==> flow/design.v <==
module pwm #(
    parameter step = 10000
)(
    input logic clk, 
    input logic rst,
    input integer duty_cycle,  
    output logic pwm_out
);
    integer pwm_on;
    localparam integer scalar = step/100;
    int pwm_count;
    logic switch;
    always_ff @(posedge clk) begin
        if (rst) begin
            pwm_on <= 0;
            pwm_count <= 0;
            switch <= 0;
        end
        else begin
        pwm_on <= duty_cycle*scalar;
        if (duty_cycle >= 99 || duty_cycle <= 1) begin
            if (duty_cycle >= 99) begin
                switch <= 0;
            end
            if (duty_cycle <= 1) begin
                switch <= 1;
            end
        end
        else begin
            if (pwm_count > pwm_on - 1) begin
                switch <= 1;
                if (pwm_count > step - 1) begin
                    pwm_count <= 0;
                    switch <= 0;
                end
                else begin
                    pwm_count <= pwm_count + 1;
                end
            end
            else begin
                pwm_count <= pwm_count + 1;
            end
        end
        end
    end
    assign pwm_out = (switch) ? 1'b1 : 1'b0;
endmodule
module ramp #(
    parameter step = 2000000,  
    parameter [0:6] steps = 7'b0011100,  
    parameter int n_steps = $bits(steps)
)(
    input logic clk,
    input logic rst,
    output int pwm_value
);
    integer stage;  
    integer count;  
    integer pwm_count;  
    localparam integer substep = step / 100;
    function automatic integer rate(input integer i);
        integer next;
        integer current;
        begin
            if (i < n_steps - 1) next = steps[i + 1] ? 100 : 0;
            else next = steps[0] ? 100 : 0;
            current = steps[i] ? 100 : 0;
            rate = (next - current) / 100;
        end
    endfunction
    integer stage_rate;
    always_comb begin
        stage_rate = 0;
        for (int i = 0; i < n_steps; i++)
            if (stage == i) stage_rate = rate(i);
    end
    always_ff @(posedge clk) begin
        if (rst) begin
            stage <= 0;
            count <= 0;
            pwm_count <= 0;
            if (steps[0]) pwm_value <= 100;
            else pwm_value <= 0;
        end
        else begin
        pwm_count <= pwm_count + 1;
        if (pwm_count == substep - 1) begin
            pwm_value <= pwm_value + stage_rate;
            pwm_count <= 0;
        end
        count <= count + 1;  
        if (count == step) begin
            count <= 0;  
            if (stage < n_steps - 1) begin
                stage <= stage + 1;
            end 
            else begin
                stage <= 0;
                if (steps[0]) pwm_value <= 100;
                else pwm_value <= 0;
            end
        end
        end
    end
endmodule
module top(
    input logic clk,
    input logic rst,
    output logic    RGB_G,
    output logic    RGB_R,
    output logic    RGB_B
);
    logic red_out;
    integer red;
    logic green_out;
    integer green;
    logic blue_out;
    integer blue;
    ramp #(
        .steps (7'b1100011)
    )
    u1 (
        .clk (clk),
        .rst (rst),
        .pwm_value (red)
    );
    ramp #(
        .steps (7'b0111000)
    )
    u2 (
            .clk (clk),
            .rst (rst),
            .pwm_value (green)
        );
    ramp #(
        .steps (7'b0001110)
    )
    u3 (
        .clk (clk),
        .rst (rst),
        .pwm_value (blue)
    );
    pwm u4 (
        .clk (clk),
        .rst (rst),
        .duty_cycle (red),
        .pwm_out (red_out)
    );
    assign RGB_R = red_out;
    pwm u5 (
        .clk (clk),
        .rst (rst),
        .duty_cycle (green),
        .pwm_out (green_out)
    );
    assign RGB_G = green_out;
    pwm u6 (
        .clk (clk),
        .rst (rst),
        .duty_cycle (blue),
        .pwm_out (blue_out)
    );
    assign RGB_B = blue_out;
endmodule
[Step by step through the tools: top]
Tool output for the design above, in the order of the flow.
Line numbers count from 1 in the design file above.
Library cell names are shortened.
The mark n/a stands for no value.
Design
  top module: top
  clock port: clk
  standard-cell library: sky130hd
  library corner: tt_025C_1v80

[After elaboration]
Counts by Yosys on the flattened word-level netlist (proc, flatten, opt, wreduce; memories kept). Register bits leave out memories and registers merged into their read ports (data or address). Print and check cells are left out. Cells with the same type and inputs are merged into one.
Operators by class
  add/sub/neg operators: 18
  multiply operators: 3
  divide/modulo/power cells: 0
  $lt $le $gt $ge: 15
  equality and inequality tests: 26
  shift operators: 0
  multiplexer cells: 54
  bitwise gates (word level): 0
  reductions and logical operators: 16
Operator list (number)
  32-bit two-way mux: 30
  32-bit by 6-bit multiplier with 30-bit output with constant B: 3
  32-bit by 2-bit adder with 32-bit output with constant B: 12
  32-bit by 4-bit == test with 1-bit output with constant B: 9
  32-bit by 3-bit == test with 1-bit output with constant B: 6
  32-bit by 15-bit greater-than comparator with 1-bit output with constant B: 3
  32-bit by 16-bit == test with 1-bit output with constant B: 3
  32-bit by 2-bit subtractor with 32-bit output with constant B: 3
  32-bit by 2-bit less-or-equal comparator with 1-bit output with constant B: 3
  32-bit by 22-bit == test with 1-bit output with constant B: 3
  32-bit adder: 3
  32-bit greater-than comparator: 3
  32-bit by 4-bit less-than comparator with 1-bit output with constant B: 3
  32-bit by 8-bit >= comparator with 1-bit output with constant B: 3
  32-bit by 2-bit == test with 1-bit output with constant B: 2
  32-bit logical NOT: 1
  1-bit two-way mux: 24
  2-bit OR reduction: 6
  3-bit by 1-bit != test with 1-bit output with constant B: 3
  2-bit AND reduction: 3
  2-bit nonzero test: 3
  1-bit logical OR: 3
Bit counts
  register bits after elaboration: 573
  bits in latches: 0
  RAM bits: 0
  memory bits (read-only): 0
  word width x clocked read ports: 0
  memories kept: 0
  input bits: 2
  output and inout bits: 3
  word-level cells: 153

[Longest topological paths]
Longest topological path by Yosys (ltp), each cell counted once; first at word level (registers and memories cut), then after technology mapping (sequential cells cut; the memories' decode and read muxes count).
Depth
  word-level depth: 12
  ABC_AREA: 0
  mapped depth: 20
  gate-level depth less buffers: 20

[Netlist]
Source: synth_stat.txt of the flow (Yosys; design flattened, memories mapped). It holds for the ABC_AREA given above (unset counts as 0); a run with the other value may have another netlist.
Cells by type
  dfxtp_1: number 573, total area 1.15E+04 um2
  ha_1: number 495, total area 6193.44 um2
  xor2_1: number 307, total area 2.69E+03 um2
  nor2_1: number 612, total area 2.3E+03 um2
  xnor2_1: number 245, total area 2.15E+03 um2
  inv_1: number 476, total area 1.79E+03 um2
  fa_1: number 78, total area 1.56E+03 um2
  nand2_1: number 411, total area 1542.73 um2
  a21oi_1: number 307, total area 1.54E+03 um2
  nand3_1: number 190, total area 950.912 um2
  a21o_1: number 126, total area 945.907 um2
  o21ai_0: number 141, total area 705.677 um2
  nand4_1: number 108, total area 675.648 um2
  and3_1: number 93, total area 581.808 um2
  nor4_1: number 90, total area 563.04 um2
  or3_1: number 77, total area 481.712 um2
  clkbuf_1: number 92, total area 345.331 um2
  nor3_1: number 67, total area 335.322 um2
Not listed: further types 63, cells in them 379.
Mapped netlist
  cells in the netlist: 4867
  synthesis area: 39699.3 um2
  area of sequential cells: 11471.0 um2
  mapped flip-flops: 573
  buffers: 99
By module: a second synthesis without flattening, with its own total; a netlist apart from the flattened one above.
Second synthesis, totals
  cells (unflattened synthesis): 5142
  area (unflattened synthesis): 41661.2 um2
Rows give one instance, submodules left out.
By module
  pwm: instances 3, cells 830, area 6769.0 um2, seq. area 1261.2 um2
  ramp #(steps=99): instances 1, cells 880, area 7181.9 um2, seq. area 2562.5 um2
  ramp #(steps=14): instances 1, cells 884, area 7101.8 um2, seq. area 2562.5 um2
  ramp #(steps=56): instances 1, cells 888, area 7070.5 um2, seq. area 2562.5 um2
  top: instances 1, cells 0, area 0.0 um2, seq. area 0.0 um2

[Timing after synthesis]
Source: OpenSTA report_checks on the synthesized netlist (no wires, ideal clock, input and output delay 20% of the period each), path of least setup slack; recovery checks are left aside. Register names are those of the netlist, which keeps one name where synthesis merged equal registers.
Path post-synthesis
  path type: register to register
  from: reg u1.stage[6]
  to: reg u1.pwm_value[31]
  period: 10.0 ns
  library setup time: 0.072 ns
  time at the first pin: 0.000 ns
  data arrival time: 6.042 ns
  data required time: 9.928 ns
  slack: 3.886 ns
  delay of the path: 6.114 ns
  stages on the path: 15
  path buffers: 0
  synthesis period reached: 6.114 ns
"delay of the path" = arrival - input delay + setup time.
"stages on the path" counts driving pins, that of a launching flip-flop among them; a cell with two outputs on the path counts twice.
"synthesis period reached" = period - worst setup slack (recovery checks aside). The figure is calculated, with input and output delays left at 20% of the set period.
The rows between start and end are the longest chain of elaborated cells between them; the timing report does not say that the signal goes this way. Where chains are equally long, one stands for them.
Each line given opens the expression or statement behind the cell; cells for indexed reads and writes are added by Yosys, which also makes memories of some case tables.
A register here has more assigning lines than the two given.
On the way, post-synthesis
  cells stage by stage: dfxtp_1 -> nor4_1 -> nand4_1 -> nor4_1 -> ha_1 -> a211o_1 -> a21oi_1 -> a211oi_1 -> o21ai_0 -> a21oi_1 -> a31o_2 -> a211oi_1 -> o21ai_0 -> mux2i_1 -> mux2i_1
  cells in the longest elaborated chain: 11
  elaborated cells between the ends (all ways): 17
  source lines of those cells: 5
  classes of those cells: 1 x add/sub; 1 x compare; 6 x eq/ne; 9 x mux
RTL lines, path post-synthesis
  from (decl): RTL line 57  | integer stage;
  from (assign): RTL line 79  | stage <= 0;
  from (assign): RTL line 95  | stage <= stage + 1;
  32-bit by 2-bit == test with 1-bit output: RTL line 75  | if (stage == i) stage_rate = rate(i);
  32-bit two-way mux x6: RTL line 75
  32-bit adder: RTL line 88  | pwm_value <= pwm_value + stage_rate;
  32-bit two-way mux: RTL line 87  | if (pwm_count == substep - 1) begin
  32-bit two-way mux: RTL line 94  | if (stage < n_steps - 1) begin
  32-bit two-way mux: RTL line 92  | if (count == step) begin
  to (assign): RTL line 88
  to (assign): RTL line 99  | if (steps[0]) pwm_value <= 100;
  to (decl): RTL line 55  | output int pwm_value

[Path in the finished layout]
Path of least setup slack in the final report of entry A (OpenROAD, finished layout, wires in). Where an end is a register, its clock arrival counts in the times.
Path post-layout
  path type: register to register
  from: reg u5.pwm_on[2]
  to: reg u5.pwm_count[10]
  period: 7.5 ns
  library setup time: 0.14 ns
  time at the first pin: 0.63 ns
  data arrival time: 6.10 ns
  data required time: 7.99 ns
  slack: 1.89 ns
  stages on the path: 17
  path buffers: 1
The rows between start and end are the longest chain of elaborated cells between them; the timing report does not say that the signal goes this way. Where chains are equally long, one stands for them.
A register here has more assigning lines than the two given.
On the way, post-layout
  cells stage by stage: dfxtp_1 -> nor3_1 -> nand2b_1 -> or4_1 -> nand3b_1 -> nand2b_1 -> or4_1 -> xor2_1 -> ha_1 -> nand4_1 -> nor4_1 -> o21ai_0 -> o2111ai_1 -> xnor2_1 -> a41o_1 -> clkbuf_1 -> nor2_1
  cells in the longest elaborated chain: 3
  elaborated cells between the ends (all ways): 3
  source lines of those cells: 1
  classes of those cells: 1 x add/sub; 1 x compare; 1 x mux
RTL lines, path post-layout
  from (decl): RTL line 9  | integer pwm_on;
  from (assign): RTL line 15  | pwm_on <= 0;
  from (assign): RTL line 20  | pwm_on <= duty_cycle*scalar;
  32-bit by 2-bit subtractor with 32-bit output: RTL line 30  | if (pwm_count > pwm_on - 1) begin
  32-bit greater-than comparator: RTL line 30
  32-bit two-way mux: RTL line 30
  to (assign): RTL line 37  | pwm_count <= pwm_count + 1;
  to (assign): RTL line 41  | pwm_count <= pwm_count + 1;
  to (decl): RTL line 11  | int pwm_count;

Ticket comment

Flow measurements of top on sky130hd: 5 stored runs with different settings, listed in no order. Input and output delays are each 20% of the period that was set; the output load is 0.01 pF.
"achieved clock period (ns)" = clock period - worst setup slack. The figure is calculated, with input and output delays left at 20% of the set period.
"worst setup path time (ns)": the worst setup path's part of the clock period (all of it between registers, 20% less for each end at a port) less its slack. A launch clock that arrives late makes it longer, a capture clock that arrives late makes it shorter.
"finish__power__total" is the tool's figure for a default switching activity; nothing was simulated.

settings of entry A
{
  "ABC_AREA": 0,
  "CAP_MARGIN": 40,
  "CELL_PAD_IN_SITES_DETAIL_PLACEMENT": 2,
  "CELL_PAD_IN_SITES_GLOBAL_PLACEMENT": 1,
  "CORE_ASPECT_RATIO": 0.9,
  "CORE_UTILIZATION": 33,
  "CTS_CLUSTER_SIZE": 30,
  "GPL_TIMING_DRIVEN": 0,
  "MAX_ROUTING_LAYER": "met4",
  "MIN_ROUTING_LAYER": "met2",
  "SETUP_SLACK_MARGIN": 0.26,
  "SLEW_MARGIN": 35,
  "TNS_END_PERCENT": 75,
  "period_ns": 7.5,
  "CORE_MARGIN": 2
}
report of entry A
yosys chip area after synthesis (um^2): 39699.3
finish__design__die__area: 123095.0
finish__design__instance__area__stdcell: 44506.4
finish__design__instance__utilization: 0.3733
finish__timing__setup__ws: 1.890
finish__timing__setup__tns: 0.000
finish__timing__hold__ws: 0.465
finish__power__total: 7.035e-03
achieved clock period (ns): 5.610
worst setup path time (ns): 5.61
worst setup path kind: register to register

settings of entry B
{
  "ABC_AREA": 0,
  "CAP_MARGIN": 5,
  "CELL_PAD_IN_SITES_DETAIL_PLACEMENT": 1,
  "CELL_PAD_IN_SITES_GLOBAL_PLACEMENT": 2,
  "CORE_UTILIZATION": 53,
  "CTS_CLUSTER_DIAMETER": 187,
  "HOLD_SLACK_MARGIN": 0.13,
  "MAX_ROUTING_LAYER": "met4",
  "PLACE_DENSITY_LB_ADDON": 0.17,
  "SLEW_MARGIN": 10,
  "period_ns": 10.0,
  "CORE_MARGIN": 2
}
report of entry B
yosys chip area after synthesis (um^2): 39699.3
finish__design__die__area: 77109.0
finish__design__instance__area__stdcell: 43157.6
finish__design__instance__utilization: 0.5807
finish__timing__setup__ws: 4.943
finish__timing__setup__tns: 0.000
finish__timing__hold__ws: 0.467
finish__power__total: 5.011e-03
achieved clock period (ns): 5.057
worst setup path time (ns): 5.06
worst setup path kind: register to register

settings of entry C
{
  "ABC_AREA": 1,
  "CAP_MARGIN": 5,
  "CELL_PAD_IN_SITES_DETAIL_PLACEMENT": 1,
  "CELL_PAD_IN_SITES_GLOBAL_PLACEMENT": 2,
  "CORE_MARGIN": 7,
  "CORE_UTILIZATION": 53,
  "CTS_CLUSTER_DIAMETER": 187,
  "GPL_TIMING_DRIVEN": 1,
  "HOLD_SLACK_MARGIN": 0.13,
  "MAX_ROUTING_LAYER": "met4",
  "PLACE_DENSITY_LB_ADDON": 0.17,
  "SLEW_MARGIN": 10,
  "TNS_END_PERCENT": 70,
  "period_ns": 3.76
}
report of entry C: did not finish, place, FLW-0024

settings of entry D
{
  "ABC_AREA": 1,
  "CELL_PAD_IN_SITES_GLOBAL_PLACEMENT": 1,
  "CORE_ASPECT_RATIO": 1.8,
  "CORE_UTILIZATION": 51,
  "CTS_CLUSTER_DIAMETER": 170,
  "GPL_ROUTABILITY_DRIVEN": 0,
  "MAX_ROUTING_LAYER": "met4",
  "PLACE_DENSITY_LB_ADDON": 0.22,
  "SETUP_SLACK_MARGIN": 1.25,
  "SLEW_MARGIN": 0,
  "period_ns": 5.95,
  "CAP_MARGIN": 20,
  "CORE_MARGIN": 2
}
report of entry D
yosys chip area after synthesis (um^2): 46602.2
finish__design__die__area: 93916.2
finish__design__instance__area__stdcell: 49992.9
finish__design__instance__utilization: 0.5521
finish__timing__setup__ws: 1.599
finish__timing__setup__tns: 0.000
finish__timing__hold__ws: 0.442
finish__power__total: 8.049e-03
achieved clock period (ns): 4.351
worst setup path time (ns): 4.35
worst setup path kind: register to register

settings of entry E
{
  "ABC_AREA": 0,
  "CELL_PAD_IN_SITES_GLOBAL_PLACEMENT": 1,
  "CORE_ASPECT_RATIO": 1.48,
  "CORE_UTILIZATION": 15,
  "CTS_CLUSTER_SIZE": 97,
  "GPL_TIMING_DRIVEN": 0,
  "TNS_END_PERCENT": 75,
  "period_ns": 7.5,
  "CAP_MARGIN": 20,
  "CORE_MARGIN": 2,
  "SLEW_MARGIN": 20
}
report of entry E
yosys chip area after synthesis (um^2): 39699.3
finish__design__die__area: 268871.0
finish__design__instance__area__stdcell: 46555.9
finish__design__instance__utilization: 0.1770
finish__timing__setup__ws: 2.033
finish__timing__setup__tns: 0.000
finish__timing__hold__ws: 0.463
finish__power__total: 6.667e-03
achieved clock period (ns): 5.467
worst setup path time (ns): 5.47
worst setup path kind: register to register
